==> flow/design.v <==
`timescale 1fs / 1fs
module row_col_cod #(
		     parameter WORD_W = 8,
		     parameter ROW_W = 4,  
			 parameter SIZE = (1<<ROW_W)
		     )
   (
    input 		  rst,
    input 		  en,
    input 		  clk,
    input [WORD_W-1:0] 	  word,
    output reg [SIZE-1:0] r_all_nxt, 
    output reg [SIZE-1:0] row_nxt,
    output reg [SIZE-1:0] col_nxt);
   integer 		  i;
   reg [WORD_W-ROW_W-1:0] 	  r_all_bin, col_bin;
   always @* begin
      r_all_nxt[SIZE-1] = 1'b1;
      r_all_bin = word>>ROW_W;  
      for(i = 0; i < SIZE ; i=i+1)begin
	 if( i < r_all_bin)
	   r_all_nxt[i] = 1'b0;
	 else
	   r_all_nxt[i] = 1'b1;
	 if(i == r_all_bin)
	   row_nxt[i] = 1'b1;
	 else
	   row_nxt[i] = 1'b0;
      end
      col_bin = (word<<ROW_W)>>ROW_W;  
      if(r_all_bin[0] == 0)
	for(i=0; i < SIZE; i = i+1)
	  if(i < col_bin)
	    col_nxt[i] = 1'b1;
	  else
	    col_nxt[i] = 1'b0;
      else
	for(i=(SIZE-1); i >= 0 ; i = i-1)
	  if(i >= (SIZE-col_bin))
	    col_nxt[i] = 1'b1;
	  else
	    col_nxt[i] = 1'b0;
   end
endmodule 
`timescale 1fs / 1fs
module row_col_cod_reg #(
		     parameter WORD_W = 8,
		     parameter ROW_W = 4,  
			 parameter SIZE = (1<<ROW_W)
		     )
   (
    input 		  rst,
    input 		  en,
    input 		  clk,
	input [SIZE-1:0] r_all_nxt, 
    input [SIZE-1:0] row_nxt,
    input [SIZE-1:0] col_nxt,
    output reg [SIZE-1:0] r_all, 
    output reg [SIZE-1:0] row,
    output reg [SIZE-1:0] col);
   always @ (posedge clk, posedge rst) begin 
      if(rst)begin
	 r_all <= 16'd0;
	   col <= 16'd0;
	   row <= 16'd0;
      end
      else if(en)begin
	 r_all <= r_all_nxt;
	 row <= row_nxt;
	 col <= col_nxt;
      end
   end 
endmodule
`timescale 1fs / 1fs
module row_col_cod_5x5 #(
		     parameter MAX = 25  
		     )
   (
    input 		  rst,
    input 		  en,
    input 		  clk,
    input [4:0] 	  word,
    output reg [4:0] r_all, 
    output reg [4:0] row,
    output reg [4:0] col);
    parameter SIZE = 3'd5;  
   integer 		  i;
   reg [4:0] 	  r_all_nxt, row_nxt, col_nxt;
   reg [2:0] 	  r_all_bin; 
   reg [2:0] 	  col_bin;
   always @* begin
	  r_all_nxt[4] = 1'b1;
      r_all_nxt[3:0] = r_all[3:0];
      row_nxt = row;
      r_all_bin = 3'd0;
      col_bin = 3'd0;
      col_nxt = col;
      if(word > MAX)
	 r_all_nxt = {SIZE{1'b1}};
      else begin
	 if(word <= 5'd5)begin
	   r_all_bin = 3'd0;
	   col_bin = word;
	 end
	 else
	   if(word <= 5'd10)begin
	      r_all_bin = 3'd1;
	      col_bin = word - 5'd5;
	   end
	   else
	     if(word <= 5'd15)begin
		r_all_bin = 3'd2;
		col_bin = word - 5'd10;
	     end
	     else
	       if(word <= 5'd20)begin
		  r_all_bin = 3'd3;
		  col_bin = word - 5'd15;
	       end
	       else begin
		  r_all_bin = 3'd4;
		  col_bin = word - 5'd20;
	       end
	 for(i = 0; i < SIZE ; i=i+1)begin
	    if( i < r_all_bin)
	      r_all_nxt[i] = 1'b0;
	    else
	      r_all_nxt[i] = 1'b1;
	    if(i == r_all_bin)
	      row_nxt[i] = 1'b1;
	    else
	      row_nxt[i] = 1'b0;
	 end
	 if(r_all_bin[0] == 0)
	   for(i=0; i < SIZE; i = i+1)
	     if(i < col_bin)
	       col_nxt[i] = 1'b1;
	     else
	       col_nxt[i] = 1'b0;
	 else
	   for(i=(SIZE-1); i >= 0 ; i = i-1)
	     if(i >= (SIZE-col_bin))
	       col_nxt[i] = 1'b1;
	     else
	       col_nxt[i] = 1'b0;
      end
   end
   always @ (posedge clk, posedge rst) begin 
      if(rst)begin
	 r_all <= 5'd0;
	 row <= 5'd0;
	 col <= 5'd0;
      end
      else if(en)begin
	 r_all <= r_all_nxt;
	 row <= row_nxt;
	 col <= col_nxt;
      end
   end 
endmodule  
`timescale 1fs / 1fs
module tdc_digital (
		    input 	  rst,
		    input 	  en,
		    input 	  clk,
		    input [6:0]  counter_in,
		    input [15:0] phase_in,
		    output [11:0] tdc_word);
   reg [6:0]				      counter;
   reg [15:0] 				      phase; 				      
   integer 				      i,j;
   always @ (posedge clk, posedge rst) begin 
      if(rst == 1'b1) begin
	 for (i=0; i<7; i=i+1) 
	   counter[i] <= 1'b0;
	 for (i=0; i<16; i=i+1) 
	   phase[i] <= 1'b0;
      end
      else if(en == 1'b1) begin
	 for (i=0; i<7; i=i+1) 
	   counter[i] <= counter_in[i];
	 for (i=0; i<16; i=i+1) 
	   phase[i] <= phase_in[i];
      end
   end 
   wire [6:0]			      counter_aux,counter_mod;
   reg [6:0] 			      counter_last;
   assign counter_aux = (phase[0] == 1) ? counter-1 : counter;
   assign counter_mod = counter_last - counter_aux;
   reg 				      edge_flag;
   reg  [4:0] 			      edge_index,edge_index_last;
   wire [4:0] 			      phase_shift;
   always @* begin
      edge_flag = 1'b0;
      edge_index = 5'd0;
      for (j=1; j<16; j = j+1) begin
	 if(phase[j-1]==1'b1 && phase[j]==1'b0) begin
	    edge_index = j-1'd1;
	    edge_flag = 1'b1;
	 end
	 if(phase[j-1]==1'b0 && phase[j]==1'b1) begin
	    edge_index = j-1'b1 + 5'd16;
	    edge_flag = 1'b1;
	 end
      end
      if(edge_flag == 1'b0)
	if(phase[5] == 1'b1)
	  edge_index = 5'd15;
	else
	  edge_index = 5'd31;
   end 
   assign tdc_word = (counter_mod<<5) + edge_index - edge_index_last;
   always @ (posedge clk, posedge rst)
     if(rst) begin
	counter_last <= 1'b0;
	edge_index_last <= 1'b0;
	end
     else if(en) begin
       counter_last <= counter_aux;
	edge_index_last <= edge_index;
     end	
endmodule
`timescale 1fs / 1fs
module adpll_ctr0(
    input 	      rst,
    input 	      en,
    input 	      clk,
    input [26-1:0] FCW,
    input [1:0]       adpll_mode,
    output reg 	      channel_lock,
    output 	      channel_sat,
    input 	      data_mod,
    output 	      dco_pd,
    output [4:0]      dco_c_l_rall,
    output [4:0]      dco_c_l_row,
    output [4:0]      dco_c_l_col,
    output [15:0]     dco_c_m_rall,
    output [15:0]     dco_c_m_row,
    output [15:0]     dco_c_m_col,
    output [15:0]     dco_c_s_rall,
    output [15:0]     dco_c_s_row,
    output [15:0]     dco_c_s_col,
    output 	      tdc_pd,
    output 	      tdc_pd_inj,
    input [6:0]       tdc_ripple_count,
    input [15:0]      tdc_phase,
    input [3:0]       alpha_l,
    input [3:0]       alpha_m,
    input [3:0]       alpha_s_rx,
    input [3:0]       alpha_s_tx,
    input [3:0]       beta,
    input [2:0]       lambda_rx,
    input [2:0]       lambda_tx,
    input [1:0]       iir_n_rx,
    input [1:0]       iir_n_tx, 
    input [4:0]       FCW_mod,
    input [4:0]       dco_c_l_word_test,
    input [7:0]       dco_c_m_word_test,
    input [7:0]       dco_c_s_word_test,
    input 	      dco_pd_test,
    input 	      tdc_pd_test,
    input 	      tdc_pd_inj_test		 
		 );
   wire signed [4:0]  dco_c_l_word;
   wire signed [7:0]  dco_c_m_word;
   wire signed [7:0]  dco_c_s_word;
   wire [11:0] 	      tdc_word;
   wire [15:0]     dco_c_m_rall_nxt;
   wire [15:0]     dco_c_m_row_nxt;
   wire [15:0]     dco_c_m_col_nxt;
   wire [15:0]     dco_c_s_rall_nxt;
   wire [15:0]     dco_c_s_row_nxt;
   wire [15:0]     dco_c_s_col_nxt;
   parameter IDLE = 5'b00001, PU = 5'b00010, C_L = 5'b00100, C_M = 5'b01000, C_S = 5'b10000;
   parameter  PD = 2'd0, TEST = 2'd1, RX = 2'd2, TX = 2'd3;
   reg [26-1:0] FCW_last;
   reg [1:0] 	   adpll_mode_last;
   reg [3:0] 	   alpha;
   reg [8:0] 	   time_count, time_count_nxt;
   reg 		   dco_pd_state, dco_pd_state_nxt;
   reg 		   tdc_pd_state, tdc_pd_state_nxt;
   reg 		   tdc_pd_inj_state, tdc_pd_inj_state_nxt;
   reg [4:0] 	   state_rx, state_rx_nxt;
   reg 		   rst_accum, rst_accum_nxt;
   reg 		   rst_lock_detect_nxt, rst_lock_detect;
   reg 		   en_lock_detect_nxt, en_lock_detect;
   reg 		   channel_lock_nxt;
   reg 		   en_integral, en_integral_nxt;
   reg 		   en_mod,en_mod_nxt;
   wire 	   rst_accum_all;
   wire        rst_lock_detect_all;
   wire signed [7:0] 		otw_int_round_sat;
   reg signed [4:0] 		otw_l_fixed, otw_l_fixed_nxt;
   reg signed [7:0] 		otw_m_fixed, otw_m_fixed_nxt;
   reg signed [7:0] 		otw_s_fixed, otw_s_fixed_nxt;
   wire signed [27-1:0] 	      ph_diff;
   wire signed [27-1:0] 	      ph_diff_accum;
   reg signed [27-1:0] 	ph_diff_accum_last;
   wire signed [27-1:0] 	ph_diff_mod;
   wire signed [27-1:0] 	freq_dev;
   wire signed [27-1:0] 	integral;
   wire signed [27-1:0] 	integral_beta;
   reg signed [27-1:0] 	integral_last;
   reg [1:0] 			iir_n;
   reg [2:0] 			lambda;
   wire signed [27-1:0] 	iir_out;
   wire signed [27-1:0] 	iir1_in, iir2_in, iir3_in;
   wire signed [27-1:0] 	iir1_out, iir2_out, iir3_out;
   reg signed [27-1:0] 	iir1_out_last, iir2_out_last, iir3_out_last;
   reg signed [27-1-14:0]      aux1, aux1_nxt, aux2, aux2_nxt;
   reg [4:0] 			      aux1_count, aux1_count_nxt, aux2_count, aux2_count_nxt;
   reg 				      lock_detect, lock_detect_nxt;
   reg signed [27-1-14:0]       lock_detect_word, lock_detect_word_nxt;
   row_col_cod_5x5 row_col_cod_l(
			    .rst(rst),
			    .en(en),
			    .clk(clk),
			    .word((dco_c_l_word[4]==0)?dco_c_l_word+5'd13:
				  dco_c_l_word-5'd19),
			    .r_all(dco_c_l_rall),
			    .row(dco_c_l_row),
			    .col(dco_c_l_col)
			    );
   row_col_cod row_col_cod_m(
			    .rst(rst),
			    .en(en),
			    .clk(clk),
			    .word({~dco_c_m_word[7],dco_c_m_word[6:0]}), 
			    .r_all_nxt(dco_c_m_rall_nxt),
			    .row_nxt(dco_c_m_row_nxt),
			    .col_nxt(dco_c_m_col_nxt)
			    );
   row_col_cod_reg row_col_cod_reg_m(
			    .rst(rst),
			    .en(en),
			    .clk(clk),
				.r_all_nxt(dco_c_m_rall_nxt),
			    .row_nxt(dco_c_m_row_nxt),
			    .col_nxt(dco_c_m_col_nxt),
			    .r_all(dco_c_m_rall),
			    .row(dco_c_m_row),
			    .col(dco_c_m_col)
			    );
   row_col_cod row_col_cod_s(
			    .rst(rst),
			    .en(en),
			    .clk(clk),
			    .word({~dco_c_s_word[7],dco_c_s_word[6:0]}),
			    .r_all_nxt(dco_c_s_rall_nxt),
			    .row_nxt(dco_c_s_row_nxt),
			    .col_nxt(dco_c_s_col_nxt)
			    );
   row_col_cod_reg row_col_cod_reg_s(
			    .rst(rst),
			    .en(en),
			    .clk(clk),
				.r_all_nxt(dco_c_s_rall_nxt),
			    .row_nxt(dco_c_s_row_nxt),
			    .col_nxt(dco_c_s_col_nxt),
			    .r_all(dco_c_s_rall),
			    .row(dco_c_s_row),
			    .col(dco_c_s_col)
			    );
   tdc_digital tdc_digital0(
			  .clk(clk),
			  .rst(rst),
			  .en(en),
			  .counter_in(tdc_ripple_count),
			  .phase_in(tdc_phase),
			  .tdc_word(tdc_word));
   assign dco_pd = (adpll_mode == TEST)? dco_pd_test : dco_pd_state;
   assign tdc_pd = (adpll_mode == TEST)? tdc_pd_test : tdc_pd_state;
   assign tdc_pd_inj = (adpll_mode == TEST)? tdc_pd_inj_test : tdc_pd_inj_state;
   assign ph_diff = FCW - {tdc_word,{{(14){1'b0}}}};
   assign freq_dev = (data_mod == 1'b1)? 
		     {{{(12+1){1'b0}}},FCW_mod,{{(14-5){1'b0}}}}:
		     ~{{{(12+1){1'b0}}},FCW_mod,{{(14-5){1'b0}}}}+1;
   assign ph_diff_mod = (en_mod==1'b0)? ph_diff: ph_diff + freq_dev;
   assign ph_diff_accum = ph_diff_accum_last + ph_diff_mod;
   assign rst_accum_all = rst | rst_accum;
   always @ (posedge clk, posedge rst_accum_all)
     if(rst_accum_all)
       ph_diff_accum_last <= 27'd0;
     else if(en)
       ph_diff_accum_last <= ph_diff_accum;
   assign integral = iir_out + integral_last;
   assign integral_beta = integral >>> beta;
   always @ (posedge clk, posedge rst_accum_all)
      if(rst_accum_all)
         integral_last <= 27'd0;
      else if(en&en_integral) 
	          integral_last <= integral;
   assign iir1_in = ph_diff_accum;
   assign iir1_out = (iir1_in>>>lambda)-(iir1_out_last>>>lambda)+iir1_out_last;
   assign iir2_in = iir1_out;
   assign iir2_out = (iir2_in>>>lambda)-(iir2_out_last>>>lambda)+iir2_out_last;
   assign iir3_in = iir2_out;
   assign iir3_out = (iir3_in>>>lambda)-(iir3_out_last>>>lambda)+iir3_out_last;
   assign iir_out = iir_n[1] ? (iir_n[0] ? iir3_out : iir2_out) :
		    (iir_n[0] ? iir1_out : iir1_in);
   always @ (posedge clk, posedge rst_accum_all )
     if(rst_accum_all) begin
	iir1_out_last <= 27'd0;
	iir2_out_last <= 27'd0;
	iir3_out_last <= 27'd0;
     end
     else if(en) begin
	iir1_out_last <= iir1_out;
	iir2_out_last <= iir2_out;
	iir3_out_last <= iir3_out;
     end 
   wire signed [27-1:0] 	ntw;
   wire signed [27-1:0] 	otw;
   wire [14-1:0] 		otw_frac;
   wire signed [27-1-14:0] otw_int;
   wire signed [27-1-14:0] otw_int_round; 
   assign ntw = (en_integral == 1'b1)? integral_beta + (iir_out >>> alpha) :
		iir_out >>> alpha;
   assign otw = (ntw << 7);
   assign otw_int = otw[27-1:14];
   assign otw_int_round = (otw[13]) ? otw_int + 1 : otw_int;
   assign otw_int_round_sat = (state_rx == C_L)? ((otw_int_round > 16'sd12 ) ? 8'sd12 :
   			      ((otw_int_round < -16'sd13 ) ? -8'sd13:otw_int_round )) : 
			      (otw_int_round > 16'sd127 ) ? 8'sd127 :
			      ((otw_int_round < -16'sd128 ) ? -8'sd128: otw_int_round); 
   assign dco_c_l_word = (adpll_mode == TEST)? dco_c_l_word_test :
			 (((state_rx == C_L) && ~rst_accum )? otw_int_round_sat :
			  otw_l_fixed);
   assign dco_c_m_word = (adpll_mode == TEST)? dco_c_m_word_test :
			 (((state_rx == C_M) && ~rst_accum )? otw_int_round_sat :
			 otw_m_fixed);
   assign dco_c_s_word = (adpll_mode == TEST)? dco_c_s_word_test :
			 (((state_rx == C_S) && ~rst_accum )? otw_int_round_sat :
			 otw_s_fixed);
   assign channel_sat = (dco_c_s_word == -8'sd128) || (dco_c_s_word == 8'sd127);
   always @ * begin
      state_rx_nxt = state_rx;
      otw_l_fixed_nxt = otw_l_fixed;
      otw_m_fixed_nxt = otw_m_fixed;
      otw_s_fixed_nxt = otw_s_fixed;
      time_count_nxt = time_count;
      dco_pd_state_nxt = dco_pd_state;
      tdc_pd_state_nxt = tdc_pd_state;
      tdc_pd_inj_state_nxt = tdc_pd_inj_state;  
      rst_accum_nxt = rst_accum;
      rst_lock_detect_nxt = rst_lock_detect;
      en_lock_detect_nxt = en_lock_detect;
      alpha = alpha_s_rx;
      channel_lock_nxt = channel_lock;
      en_integral_nxt = en_integral;
      lambda = lambda_rx;
      iir_n = 2'd0;
      en_mod_nxt = en_mod;
      if( (FCW != FCW_last) || (adpll_mode != adpll_mode_last))
	state_rx_nxt = IDLE;
      else
	case(state_rx)
	  IDLE:
	    begin
	       time_count_nxt = 9'd0;
	       otw_l_fixed_nxt = 5'sd0;
	       otw_m_fixed_nxt = 8'sd0;
	       otw_s_fixed_nxt = 8'sd0;
	       en_lock_detect_nxt = 1'b0;
	       rst_lock_detect_nxt = 1'b1;
	       channel_lock_nxt = 1'b0;
	       en_integral_nxt = 1'b0;
	       en_mod_nxt = 1'b0;
	       if(adpll_mode == PD) begin
		  dco_pd_state_nxt = 1'b1;
		  tdc_pd_state_nxt = 1'b1;
		  tdc_pd_inj_state_nxt = 1'b1;
	       end
	       if(adpll_mode == RX || adpll_mode == TX )
		 state_rx_nxt = PU;
	    end
	  PU: 
	    begin
	       time_count_nxt = time_count + 9'd1;
	       dco_pd_state_nxt = 1'b0;
	       case(time_count)
		 6'd16: tdc_pd_state_nxt = 1'b0;
		 6'd48: tdc_pd_inj_state_nxt = 1'b0;
		 7'd112:
		   begin 
		      state_rx_nxt = C_L;
		      rst_accum_nxt = 1'b1;
		      time_count_nxt = 9'd0; 
		   end
	       endcase
	    end 
	  C_L:  
	    begin
	       rst_accum_nxt = 1'b0;
	       rst_lock_detect_nxt = 1'b0;
	       alpha = alpha_l;
	       en_lock_detect_nxt = 1'b1;
	       if(lock_detect & (~rst_lock_detect))begin
		  otw_l_fixed_nxt = lock_detect_word;	      
		  state_rx_nxt = C_M;
		  rst_accum_nxt = 1'b1;
		  rst_lock_detect_nxt = 1'b1;
	       end
	    end 
	  C_M:  
	    begin
	       rst_accum_nxt = 1'b0;
	       alpha = alpha_m;
	       rst_lock_detect_nxt = 1'b0;
	       if(lock_detect & (~rst_lock_detect))begin		  
		  otw_m_fixed_nxt = lock_detect_word;  
		  state_rx_nxt = C_S;
		  rst_accum_nxt = 1'b1;
		  en_lock_detect_nxt = 1'b0;
	       end
	    end 
	  C_S:  
	    begin 
	       case(adpll_mode)
		 RX: 
		   begin
		      rst_accum_nxt = 1'b0;
		      alpha = alpha_s_rx;
		      iir_n = iir_n_rx;
		      lambda = lambda_rx;
		      time_count_nxt = time_count + 9'd1;
		      if(beta > 4'd0)
			en_integral_nxt = 1'b1;
		      case(time_count)
			9'd480: channel_lock_nxt = 1'b1;   
		      endcase 
		   end 
		 TX:
		   begin
		      rst_accum_nxt = 1'b0;
		      alpha = alpha_s_tx;
		      iir_n = iir_n_tx;
		      lambda = lambda_tx;
		      time_count_nxt = time_count + 9'd1;
		      case(time_count)
			9'd480: channel_lock_nxt = 1'b1;   
		      endcase
		      if(channel_lock == 1'b1) 
			en_mod_nxt = 1'b1;
		   end	 
	       endcase
	    end
	endcase  
   end
   always @ (posedge clk, posedge rst)
     if(rst)begin
	state_rx <= IDLE;
	time_count <= 9'd0;
	dco_pd_state <= 1'b1;
	tdc_pd_state <= 1'b1;
	tdc_pd_inj_state <= 1'b1;
	rst_accum <= 1'b0;
	otw_l_fixed <= 5'sd0;
	otw_m_fixed <= 8'sd0;
	otw_s_fixed <= 8'sd0;
	en_lock_detect <= 1'b0;
	rst_lock_detect <= 1'b0;
	channel_lock <= 1'b0;
	en_integral <= 1'b0;
	en_mod <= 1'b0;
	FCW_last <= 26'd0;
	adpll_mode_last <= 2'd0;
     end
     else if(en)begin
	state_rx <= state_rx_nxt;
	time_count <= time_count_nxt;
	dco_pd_state <= dco_pd_state_nxt;
	tdc_pd_state <= tdc_pd_state_nxt;
	tdc_pd_inj_state <= tdc_pd_inj_state_nxt;
   	rst_accum <= rst_accum_nxt;
	otw_l_fixed <= otw_l_fixed_nxt;
	otw_m_fixed <= otw_m_fixed_nxt;
	otw_s_fixed <= otw_s_fixed_nxt;
	en_lock_detect <= en_lock_detect_nxt;
	rst_lock_detect <= rst_lock_detect_nxt ;
	channel_lock <= channel_lock_nxt;
	en_integral <= en_integral_nxt;
	en_mod <= en_mod_nxt;
	FCW_last <= FCW;
	adpll_mode_last <= adpll_mode;
     end 
   always @ * begin
      aux1_nxt = aux1;
      aux2_nxt = aux2;
      aux1_count_nxt = aux1_count;
      aux2_count_nxt = aux2_count;
      lock_detect_nxt = lock_detect;
      lock_detect_word_nxt = lock_detect_word;
      if(otw_int_round_sat == aux1) begin
	 aux1_count_nxt = aux1_count_nxt + 4'd1;
	 if(aux1_count_nxt == 4'd15 || (state_rx == C_L && aux1_count_nxt == 5'd8 )  )begin
	    lock_detect_nxt = 1'b1;
	    lock_detect_word_nxt = aux1;
	 end
      end
      else 
	if(otw_int_round_sat == aux2) begin
	   aux2_count_nxt = aux2_count_nxt + 4'd1;
	   if(aux2_count_nxt == 4'd15 || (state_rx == C_L && aux1_count_nxt == 5'd8 ) )begin
	      lock_detect_nxt = 1'b1;
	      lock_detect_word_nxt = aux2;   
	   end	   
	end
	else begin
	   aux1_nxt = otw_int_round;
	   aux1_count_nxt = 4'd1;
	   aux2_nxt = aux1;
	   aux2_count_nxt = aux1_count;
	end 
   end 
   assign rst_lock_detect_all  = rst|rst_lock_detect;
   always @ (posedge clk, posedge rst_lock_detect_all)
     if(rst_lock_detect_all)begin
	aux1 <= {(27-14){1'b1}};
     aux2 <= {(27-14){1'b1}};
     aux1_count <=4'h0;
     aux2_count <= 4'h0;
     lock_detect <= 1'b0;
     lock_detect_word <= {(27-14){1'b1}};
  end
     else if(en & en_lock_detect)begin
	aux1 <= aux1_nxt;
	aux2 <= aux2_nxt;
	aux1_count <= aux1_count_nxt;
	aux2_count <= aux2_count_nxt;
	lock_detect <= lock_detect_nxt;
	lock_detect_word <= lock_detect_word_nxt;
     end
endmodule 
`timescale 1fs / 1fs
module adpll_ctr
   (
    input                     rst,
    input                     clk,
    input                     valid,
    input [5-1:0] address,
    input [26-1:0] wdata,
    input                     wstrb,
    output [1:0]              rdata,
    output reg                ready,
    input                     data_mod,  
    output                    dco_pd,
    output reg [1:0]          dco_osc_gain,
    output [4:0]              dco_c_l_rall,
    output [4:0]              dco_c_l_row,
    output [4:0]              dco_c_l_col,
    output [15:0]             dco_c_m_rall,
    output [15:0]             dco_c_m_row,
    output [15:0]             dco_c_m_col,
    output [15:0]             dco_c_s_rall,
    output [15:0]             dco_c_s_row,
    output [15:0]             dco_c_s_col,
    output                    tdc_pd,
    output                    tdc_pd_inj,
    output reg [2:0]          tdc_ctr_freq,
    input [6:0]               tdc_ripple_count,
    input [15:0]              tdc_phase
    );
   always @(posedge clk, posedge rst) begin
     if (rst)
       ready <= 1'b0;
     else
       ready <= valid;
   end
   reg                        rst_soft;
   reg [26-1:0]            FCW;
   reg [1:0]                  adpll_mode;
   reg                        en;
   reg [3:0]                  alpha_l;
   reg [3:0]                  alpha_m;
   reg [3:0]                  alpha_s_rx;
   reg [3:0]                  alpha_s_tx;
   reg [3:0]                  beta;
   reg [2:0]                  lambda_rx;
   reg [2:0]                  lambda_tx;
   reg [1:0]                  iir_n_rx;
   reg [1:0]                  iir_n_tx;
   reg [4:0]                  FCW_mod;
   reg signed [4:0]           dco_c_l_word_test;
   reg signed [7:0]           dco_c_m_word_test;
   reg signed [7:0]           dco_c_s_word_test;
   reg                        dco_pd_test;
   reg                        tdc_pd_test;
   reg                        tdc_pd_inj_test;
   wire                       rst_int;
   assign rst_int = rst | rst_soft;
   wire                       channel_lock;
   wire                       channel_sat;
   assign rdata = (address == (5'd0))? {{1'b0}, channel_lock}:
                  (address == (5'd23))? {{1'b0}, channel_sat}:
                  {2'b11};
   always @ (posedge clk, posedge rst) begin
     if (rst) begin
        rst_soft <= 1'b0;
        FCW <= 26'h2620000;  
        adpll_mode <= 2'b0;
        en <= 1'b0;
        alpha_l <= 4'd14;
        alpha_m <= 4'd8;
        alpha_s_rx <= 4'd7;
        alpha_s_tx <= 4'd4;
        beta <= 4'd0;
        lambda_rx <= 3'd2;
        lambda_tx <= 3'd2;
        iir_n_rx <= 2'd3;
        iir_n_tx <= 2'd2;
        FCW_mod <= 5'b01001;  
        dco_c_l_word_test <= 5'sd0;
        dco_c_m_word_test <= 8'sd0;
        dco_c_s_word_test <= 8'sd0;
        dco_pd_test <= 1'b1;
        tdc_pd_test <= 1'b1;
        tdc_pd_inj_test <= 1'b1;
        tdc_ctr_freq <= 3'b100;
        dco_osc_gain <= 2'b10;
     end else if (valid & wstrb) begin
        case (address)
          (5'd1): rst_soft <= wdata[0];
          (5'd2): FCW <= wdata[26-1:0];
          (5'd3): adpll_mode <= wdata[1:0];
          (5'd4): en <= wdata[0];
          (5'd5): alpha_l <= wdata[3:0];
          (5'd6): alpha_m <= wdata[3:0];
          (5'd7): alpha_s_rx <= wdata[3:0];
          (5'd8): alpha_s_tx <= wdata[3:0];
          (5'd9): beta <= wdata[3:0];
          (5'd10): lambda_rx <= wdata[2:0];
          (5'd11): lambda_tx <= wdata[2:0];
          (5'd12): iir_n_rx <= wdata[1:0];
          (5'd13): iir_n_tx <= wdata[1:0];
          (5'd14): FCW_mod <= wdata[4:0];
          (5'd15): dco_c_l_word_test <= wdata[4:0];
          (5'd16): dco_c_m_word_test <= wdata[7:0];
          (5'd17): dco_c_s_word_test <= wdata[7:0];
          (5'd18): dco_pd_test <= wdata[0];
          (5'd19): tdc_pd_test <= wdata[0];
          (5'd20): tdc_pd_inj_test <= wdata[0];
          (5'd21): tdc_ctr_freq <= wdata[2:0];
          (5'd22): dco_osc_gain <= wdata[1:0];
          default:;
        endcase
     end
   end
   adpll_ctr0 adpll_ctr0
     (
	  .clk               (clk),
	  .rst               (rst_int),
	  .en                (en),
	  .FCW               (FCW[26-1:0]),
	  .adpll_mode        (adpll_mode[1:0]),
	  .data_mod          (data_mod),
	  .tdc_ripple_count  (tdc_ripple_count[6:0]),
	  .tdc_phase         (tdc_phase[15:0]),
	  .alpha_l           (alpha_l[3:0]),
	  .alpha_m           (alpha_m[3:0]),
	  .alpha_s_rx        (alpha_s_rx[3:0]),
	  .alpha_s_tx        (alpha_s_tx[3:0]),
	  .beta              (beta[3:0]),
	  .lambda_rx         (lambda_rx[2:0]),
	  .lambda_tx         (lambda_tx[2:0]),
	  .iir_n_rx          (iir_n_rx[1:0]),
	  .iir_n_tx          (iir_n_tx[1:0]),
	  .FCW_mod           (FCW_mod[4:0]),
	  .dco_c_l_word_test (dco_c_l_word_test[4:0]),
	  .dco_c_m_word_test (dco_c_m_word_test[7:0]),
	  .dco_c_s_word_test (dco_c_s_word_test[7:0]),
	  .dco_pd_test       (dco_pd_test),
	  .tdc_pd_test       (tdc_pd_test),
	  .tdc_pd_inj_test   (tdc_pd_inj_test),
	  .channel_lock      (channel_lock),
	  .channel_sat       (channel_sat),
	  .dco_pd            (dco_pd),
	  .dco_c_l_rall      (dco_c_l_rall[4:0]),
	  .dco_c_l_row       (dco_c_l_row[4:0]),
	  .dco_c_l_col       (dco_c_l_col[4:0]),
	  .dco_c_m_rall      (dco_c_m_rall[15:0]),
	  .dco_c_m_row       (dco_c_m_row[15:0]),
	  .dco_c_m_col       (dco_c_m_col[15:0]),
	  .dco_c_s_rall      (dco_c_s_rall[15:0]),
	  .dco_c_s_row       (dco_c_s_row[15:0]),
	  .dco_c_s_col       (dco_c_s_col[15:0]),
	  .tdc_pd            (tdc_pd),
	  .tdc_pd_inj        (tdc_pd_inj)
      );
endmodule
# From RTL to reports: adpll_ctr
# What the tools print for adpll_ctr, step after step.
# Line numbers count from 1 in the design file above.
# Operators carry their Yosys type and port widths (W data, S select, Z words).
# Library cell names are shortened.
# A cell with n/a has no value.
[setup] top="adpll_ctr" clock_port="clk" library="sky130hd" pvt_corner="tt_025C_1v80"

# Word-level counts
# Yosys after proc, flatten, opt, wreduce and memory -nomap, before mapping. Memory bits, and registers merged into a memory's read port (data or address), are not among the register bits. Print and check cells are not counted. Equal cells are merged and count once.
[bits] clocked_rd_ports_x_width=0 n_memories=0 word_cells=807 out_inout_bits=122 in_bits=59 latchBits=0 ram_bits=0 register_bits=485 rom_bits=0
[op_classes] mux=340 bitwise=32 reduce_logical=97 n_mul=0 div_mod_pow=0 equal=97 compare=121 n_shift=8 addsub=29
[ops] op="$ge A4 B32 Y1 const A" n=16
[ops] op="$ge A3 B32 Y1 const A" n=9
[ops] op="$mux W1" n=240
[ops] op="$mux W5" n=43
[ops] op="$ge A1 B32 Y1 const A" n=6
[ops] op="$ge A2 B32 Y1 const A" n=6
[ops] op="$add A27 B27 Y27" n=6
[ops] op="$sshr A27 B3 Y27" n=6
[ops] op="$mux W27" n=5
[ops] op="$lt A4 B4 Y1 const A" n=32
[ops] op="$mux W8" n=14
[ops] op="$sub A27 B27 Y27" n=3
[ops] op="$eq A5 B4 Y1 const B" n=13
[ops] op="$lt A3 B4 Y1 const A" n=16
[ops] op="$eq A4 B4 Y1 const A" n=16
[ops] op="$sshr A27 B4 Y20" n=2
[ops] op="$reduce_and A2 Y1" n=25
[ops] op="$eq A5 B5 Y1 const B" n=9
[ops] op="$mux W3" n=12
[ops] op="$logic_and A1 B1 Y1" n=35
[ops] op="$lt A1 B4 Y1 const A" n=8
[ops] op="$lt A2 B4 Y1 const A" n=8
[ops] op="$eq A3 B4 Y1 const A" n=8
[ops] op="$reduce_and A5 Y1" n=6
[ops] op="$not A14 Y27" n=1
[ops] op="$sub A26 B26 Y27" n=1
[ops] op="$add A27 B1 Y27 const B" n=1
[ops] op="$pmux W9 S3" n=1
# Not listed: further kinds 77, cells in them 176.

# Logic depth
# Yosys ltp: most cells in a row. Word level: on the elaborated netlist, between registers, memories and ports. Mapped: between sequential cells and ports; inverters and the memories' decode and read muxes count.
[depth] depth_word=74 ABC_AREA=1 ltp_mapped=174 depth_no_buf=174

# Mapped cells and area
# Source: synth_stat.txt of the flow (Yosys; design flattened, memories mapped). It holds for the ABC_AREA given above (unset counts as 0); a run with the other value may have another netlist.
# The area totals of this step are shown rounded.
[by_type] cell="dfrtp_1" n=420 type_area_um2=1.05E+04
[by_type] cell="nand2_1" n=1793 type_area_um2=6.73E+03
[by_type] cell="o21ai_0" n=810 type_area_um2=4.05E+03
[by_type] cell="inv_1" n=822 type_area_um2=3.09E+03
[by_type] cell="ha_1" n=228 type_area_um2=2.85E+03
[by_type] cell="nand3_1" n=375 type_area_um2=1876.8
[by_type] cell="fa_1" n=84 type_area_um2=1.68E+03
[by_type] cell="dfstp_2" n=62 type_area_um2=1.63E+03
[by_type] cell="a21oi_1" n=306 type_area_um2=1.53E+03
[by_type] cell="nor2_1" n=319 type_area_um2=1.2E+03
[by_type] cell="xor2_1" n=122 type_area_um2=1.07E+03
[by_type] cell="mux2i_1" n=89 type_area_um2=890.854
[by_type] cell="clkbuf_1" n=168 type_area_um2=630.605
[by_type] cell="xnor2_1" n=58 type_area_um2=507.987
[by_type] cell="o21ai_1" n=73 type_area_um2=365.35
[by_type] cell="nand4_1" n=51 type_area_um2=319.056
[by_type] cell="o211ai_1" n=36 type_area_um2=270.259
[by_type] cell="a31oi_1" n=39 type_area_um2=243.984
# Other cell types: 67; their cells: 452.
[mapped] synth_area_um2=42600 ff_cells=482 seq_area_um2=12100 cells=6307 buf_cells=236

# Path before layout
# OpenSTA on the mapped netlist: ideal clock, no wires. The path of least setup slack (recovery checks aside). Input and output delay are each 20% of the period. Register names are those of the netlist, which keeps one name where synthesis merged equal registers.
[synth_path] path_type="input to output" start="in data_mod" end="out rdata[0]" t_first_pin_ps=8000 path_buffers=0 setup_slack_ps=7594 input_delay_ps=8000 path_stages=134 path_delay_ps=16406 out_delay_ps=8000 clock_period_ps=40000 required_ps=32000 arrival_ps=24406 period_less_setup_slack_ps=32406
# "path_delay_ps" is the arrival time less input delay plus setup time.
# At an output port there is no setup time.
# "path_stages": output pins that drive a net of the path, with the launching flip-flop's if there is one; two outputs of one cell count as two.
# "period_less_setup_slack_ps" = period - worst setup slack (recovery checks aside). The figure is calculated, with input and output delays left at 20% of the set period.
# Between the ends stands the longest chain of elaborated cells between them, by number of cells; it is not shown to be the way that was timed. Of several equally long chains one is given.
# Each line given opens the expression or statement behind the cell; cells for indexed reads and writes are added by Yosys, which also makes memories of some case tables.
[synth_via] path_cell_list="a21oi_1 > xor2_1 > ha_1 > a21oi_1 > o31ai_1 > and2_1 > nor2_1 > nor2_1 > nor2_1 > nor2_1 > nor2_1 > inv_1 > a21oi_1 > nor2_1 > nor2_1 > inv_1 > a21oi_1 > inv_1 > (+98 left out) > nand3_1 > inv_1 > nand2_1 > nand2_4 > inv_4 > nand2_2 > inv_2 > o21ai_1 > nand2_1 > o22ai_1 > inv_1 > ha_1 > nand2_1 > nor2_1 > nand4_1 > nand3_1 > nand2_1 > inv_1" elab_chain_len=31 cells_between=39 classes_between="add/sub (11); compare (4); eq/ne (2); shift (5); mux (16); reduce/logical (1)"
[synth_rtl] element="from (decl)" line=646 rtl="input                     data_mod,"
[synth_rtl] element="$mux W27" line=375 rtl="assign freq_dev = (data_mod == 1'b1)?"
[synth_rtl] element="$add A27 B27 Y27" line=378 rtl="assign ph_diff_mod = (en_mod==1'b0)? ph_diff: ph_diff + freq_dev;"
[synth_rtl] element="$mux W27" line=378
[synth_rtl] element="$add A27 B27 Y27" line=379 rtl="assign ph_diff_accum = ph_diff_accum_last + ph_diff_mod;"
[synth_rtl] element="$sshr A27 B3 Y27" line=394 rtl="assign iir1_out = (iir1_in>>>lambda)-(iir1_out_last>>>lambda)+iir1_out_last;"
[synth_rtl] element="$sub A27 B27 Y27" line=394
[synth_rtl] element="$add A27 B27 Y27" line=394
[synth_rtl] element="(+17 left out)"
[synth_rtl] element="$mux W8" line=422 rtl="assign otw_int_round_sat = (state_rx == C_L)? ((otw_int_round > 16'sd12 ) ? 8'sd12 :"
[synth_rtl] element="$mux W8" line=433 rtl="(((state_rx == C_S) && ~rst_accum )? otw_int_round_sat :"
[synth_rtl] element="$mux W8" line=432 rtl="assign dco_c_s_word = (adpll_mode == TEST)? dco_c_s_word_test :"
[synth_rtl] element="$eq A8 B8 Y1" line=435 rtl="assign channel_sat = (dco_c_s_word == -8'sd128) || (dco_c_s_word == 8'sd127);"
[synth_rtl] element="$logic_or A1 B1 Y1" line=435
[synth_rtl] element="$mux W2" line=695 rtl="(address == (5'd23))? {{1'b0}, channel_sat}:"
[synth_rtl] element="$mux W2" line=694 rtl="assign rdata = (address == (5'd0))? {{1'b0}, channel_lock}:"
[synth_rtl] element="to (decl)" line=644 rtl="output [1:0]              rdata,"

# Path in the finished layout
# From the final timing report of record 1: the path of least setup slack in the routed layout; clock arrival at registers is part of the times.
# The report prints the path's times to 10 ps; the period is as set.
[layout_path] path_type="input to output" start="in data_mod" end="out rdata[0]" arrival_ps=36500 input_delay_ps=14140 path_stages=131 t_first_pin_ps=14140 path_buffers=2 clock_period_ps=70700 required_ps=56560 setup_slack_ps=20060 out_delay_ps=14140
# Between the ends stands the longest chain of elaborated cells between them, by number of cells; it is not shown to be the way that was timed. Of several equally long chains one is given.
[layout_via] path_cell_list="clkdlybuf4s50_1 > a21oi_1 > xor2_1 > ha_1 > a21oi_1 > o31ai_1 > and2_1 > nor2_1 > nor2_1 > nor2_1 > nor2_1 > nor2_1 > inv_1 > a21oi_1 > nor2_1 > nor2_1 > inv_1 > a21oi_1 > (+95 left out) > o21bai_1 > nand2_1 > nand2_1 > nor2_1 > nand2_1 > a21oi_4 > o21ai_1 > nand2_1 > o22ai_1 > inv_1 > ha_1 > nand2_1 > nor2_1 > nand4_1 > nand3_1 > nand2_1 > inv_1 > clkdlybuf4s50_1" elab_chain_len=31 cells_between=39 classes_between="add/sub (11); compare (4); eq/ne (2); shift (5); mux (16); reduce/logical (1)"
[layout_rtl] element="from (decl)" line=646 rtl="input                     data_mod,"
[layout_rtl] element="$mux W27" line=375 rtl="assign freq_dev = (data_mod == 1'b1)?"
[layout_rtl] element="$add A27 B27 Y27" line=378 rtl="assign ph_diff_mod = (en_mod==1'b0)? ph_diff: ph_diff + freq_dev;"
[layout_rtl] element="$mux W27" line=378
[layout_rtl] element="$add A27 B27 Y27" line=379 rtl="assign ph_diff_accum = ph_diff_accum_last + ph_diff_mod;"
[layout_rtl] element="$sshr A27 B3 Y27" line=394 rtl="assign iir1_out = (iir1_in>>>lambda)-(iir1_out_last>>>lambda)+iir1_out_last;"
[layout_rtl] element="$sub A27 B27 Y27" line=394
[layout_rtl] element="$add A27 B27 Y27" line=394
[layout_rtl] element="(+17 left out)"
[layout_rtl] element="$mux W8" line=422 rtl="assign otw_int_round_sat = (state_rx == C_L)? ((otw_int_round > 16'sd12 ) ? 8'sd12 :"
[layout_rtl] element="$mux W8" line=433 rtl="(((state_rx == C_S) && ~rst_accum )? otw_int_round_sat :"
[layout_rtl] element="$mux W8" line=432 rtl="assign dco_c_s_word = (adpll_mode == TEST)? dco_c_s_word_test :"
[layout_rtl] element="$eq A8 B8 Y1" line=435 rtl="assign channel_sat = (dco_c_s_word == -8'sd128) || (dco_c_s_word == 8'sd127);"
[layout_rtl] element="$logic_or A1 B1 Y1" line=435
[layout_rtl] element="$mux W2" line=695 rtl="(address == (5'd23))? {{1'b0}, channel_sat}:"
[layout_rtl] element="$mux W2" line=694 rtl="assign rdata = (address == (5'd0))? {{1'b0}, channel_lock}:"
[layout_rtl] element="to (decl)" line=644 rtl="output [1:0]              rdata,"

Module adpll_ctr, platform sky130hd: 4 stored runs of the flow (Yosys, OpenROAD) with differing settings, in no particular order. Input and output delays are each 20% of the period that was set; the output load is 0.01 pF.
By "achievedPeriod_ps" is meant the clock period of the run minus its worst setup slack. This is arithmetic on one report: input and output delays are still those of the set period (20% each).
"worst_path_time_ps" is the time allowed to the run's worst setup path (the clock period less input and output delay, where it has them) less its slack. Clock arrival times count: a late capture clock shortens it, a late launch clock lengthens it.
"worst_path_time_ps" is given in steps of 10 ps.
Values from the reports are rounded here.

[flow] record 1: files
==> flow/run.sh <==
#!/bin/bash
# the make line also repeats the synthesis and layout settings of config.mk as NAME=value (left out here)
make -C /OpenROAD-flow-scripts/flow DESIGN_CONFIG=/design/flow/config.mk WORK_HOME=/design/flow/orfs CLKGATE_MAP_FILE= finish
==> flow/config.mk <==
export PLATFORM = sky130hd
export DESIGN_NAME = adpll_ctr
export DESIGN_NICKNAME = adpll_ctr
export VERILOG_FILES = /design/flow/design.v
export SDC_FILE = /design/flow/constraint.sdc
export NUM_CORES = 4
export LEC_CHECK = 0
export ABC_AREA = 1
export CAP_MARGIN = 20
export CELL_PAD_IN_SITES_GLOBAL_PLACEMENT = 1
export CORE_ASPECT_RATIO = 0.85
export CORE_MARGIN = 3
export CORE_UTILIZATION = 41
export CTS_CLUSTER_DIAMETER = 322
export MAX_ROUTING_LAYER = met5
export PLACE_DENSITY = 0.54
export SETUP_SLACK_MARGIN = 0.12
export SLEW_MARGIN = 20
export TNS_END_PERCENT = 30
==> flow/constraint.sdc <==
create_clock -name core_clock -period 70.7 [get_ports {clk}]
set_input_delay 14.1400 -clock core_clock [delete_from_list [all_inputs] [get_ports {clk}]]
set_output_delay 14.1400 -clock core_clock [all_outputs]
set_load 0.01 [all_outputs]

[flow] record 1: metrics
[metrics] achievedPeriod_ps = 50643
[metrics] worst_path_time_ps = 22360
[metrics] worst_setup_path_type = input to output
[metrics] die_footprint_um2 = 108000
[metrics] setupTns_ps = 0
[metrics] layout_utilization_frac = 0.464
[metrics] finalCellArea_um2 = 47600
[metrics] post_synth_area_um2 = 42600
[metrics] ws_setup_ps = 20100

[flow] record 2: files
==> flow/run.sh <==
#!/bin/bash
# the make line also repeats the synthesis and layout settings of config.mk as NAME=value (left out here)
make -C /OpenROAD-flow-scripts/flow DESIGN_CONFIG=/design/flow/config.mk WORK_HOME=/design/flow/orfs CLKGATE_MAP_FILE= finish
==> flow/config.mk <==
export PLATFORM = sky130hd
export DESIGN_NAME = adpll_ctr
export DESIGN_NICKNAME = adpll_ctr
export VERILOG_FILES = /design/flow/design.v
export SDC_FILE = /design/flow/constraint.sdc
export NUM_CORES = 4
export LEC_CHECK = 0
export CAP_MARGIN = 20
export CELL_PAD_IN_SITES_DETAIL_PLACEMENT = 1
export CORE_ASPECT_RATIO = 0.72
export CORE_MARGIN = 8
export CORE_UTILIZATION = 40
export CTS_CLUSTER_SIZE = 88
export HOLD_SLACK_MARGIN = 0.28
export MIN_ROUTING_LAYER = met1
export PLACE_DENSITY = 0.43
export SETUP_SLACK_MARGIN = 5.0
export SLEW_MARGIN = 20
==> flow/constraint.sdc <==
create_clock -name core_clock -period 40.0 [get_ports {clk}]
set_input_delay 8.0000 -clock core_clock [delete_from_list [all_inputs] [get_ports {clk}]]
set_output_delay 8.0000 -clock core_clock [all_outputs]
set_load 0.01 [all_outputs]

[flow] record 2: metrics
[metrics] die_footprint_um2 = 126000
[metrics] worst_path_time_ps = 19720
[metrics] worst_setup_path_type = input to output
[metrics] ws_setup_ps = 4280
[metrics] achievedPeriod_ps = 35719
[metrics] setupTns_ps = 0
[metrics] finalCellArea_um2 = 57100
[metrics] post_synth_area_um2 = 45800
[metrics] layout_utilization_frac = 0.502

[flow] record 3: files
==> flow/run.sh <==
#!/bin/bash
# the make line also repeats the synthesis and layout settings of config.mk as NAME=value (left out here)
make -C /OpenROAD-flow-scripts/flow DESIGN_CONFIG=/design/flow/config.mk WORK_HOME=/design/flow/orfs CLKGATE_MAP_FILE= finish
==> flow/config.mk <==
export PLATFORM = sky130hd
export DESIGN_NAME = adpll_ctr
export DESIGN_NICKNAME = adpll_ctr
export VERILOG_FILES = /design/flow/design.v
export SDC_FILE = /design/flow/constraint.sdc
export NUM_CORES = 4
export LEC_CHECK = 0
export CAP_MARGIN = 20
export CELL_PAD_IN_SITES_DETAIL_PLACEMENT = 1
export CORE_MARGIN = 10
export CORE_UTILIZATION = 40
export MIN_ROUTING_LAYER = met2
export PLACE_DENSITY = 0.43
export SETUP_SLACK_MARGIN = 5.0
export SLEW_MARGIN = 20
==> flow/constraint.sdc <==
create_clock -name core_clock -period 40.0 [get_ports {clk}]
set_input_delay 8.0000 -clock core_clock [delete_from_list [all_inputs] [get_ports {clk}]]
set_output_delay 8.0000 -clock core_clock [all_outputs]
set_load 0.01 [all_outputs]

[flow] record 3: metrics
[metrics] ws_setup_ps = 4140
[metrics] die_footprint_um2 = 129000
[metrics] layout_utilization_frac = 0.511
[metrics] worst_path_time_ps = 19860
[metrics] worst_setup_path_type = input to output
[metrics] setupTns_ps = 0
[metrics] post_synth_area_um2 = 45800
[metrics] achievedPeriod_ps = 35855
[metrics] finalCellArea_um2 = 58300

[flow] record 4: files
==> flow/run.sh <==
#!/bin/bash
# the make line also repeats the synthesis and layout settings of config.mk as NAME=value (left out here)
make -C /OpenROAD-flow-scripts/flow DESIGN_CONFIG=/design/flow/config.mk WORK_HOME=/design/flow/orfs CLKGATE_MAP_FILE= finish
==> flow/config.mk <==
export PLATFORM = sky130hd
export DESIGN_NAME = adpll_ctr
export DESIGN_NICKNAME = adpll_ctr
export VERILOG_FILES = /design/flow/design.v
export SDC_FILE = /design/flow/constraint.sdc
export NUM_CORES = 4
export LEC_CHECK = 0
export CAP_MARGIN = 20
export CELL_PAD_IN_SITES_DETAIL_PLACEMENT = 1
export CELL_PAD_IN_SITES_GLOBAL_PLACEMENT = 1
export CORE_ASPECT_RATIO = 0.83
export CORE_MARGIN = 8
export CORE_UTILIZATION = 40
export CTS_CLUSTER_DIAMETER = 120
export CTS_CLUSTER_SIZE = 88
export GPL_TIMING_DRIVEN = 0
export HOLD_SLACK_MARGIN = 0.28
export MAX_ROUTING_LAYER = met4
export MIN_ROUTING_LAYER = met1
export PLACE_DENSITY = 0.43
export SETUP_SLACK_MARGIN = -0.54
export SLEW_MARGIN = 20
export TNS_END_PERCENT = 35
==> flow/constraint.sdc <==
create_clock -name core_clock -period 40.0 [get_ports {clk}]
set_input_delay 8.0000 -clock core_clock [delete_from_list [all_inputs] [get_ports {clk}]]
set_output_delay 8.0000 -clock core_clock [all_outputs]
set_load 0.01 [all_outputs]

[flow] record 4: metrics
[metrics] ws_setup_ps = 195
[metrics] worst_path_time_ps = 23800
[metrics] worst_setup_path_type = input to output
[metrics] achievedPeriod_ps = 39805
[metrics] finalCellArea_um2 = 53200
[metrics] die_footprint_um2 = 126000
[metrics] post_synth_area_um2 = 45800
[metrics] layout_utilization_frac = 0.466
[metrics] setupTns_ps = 0
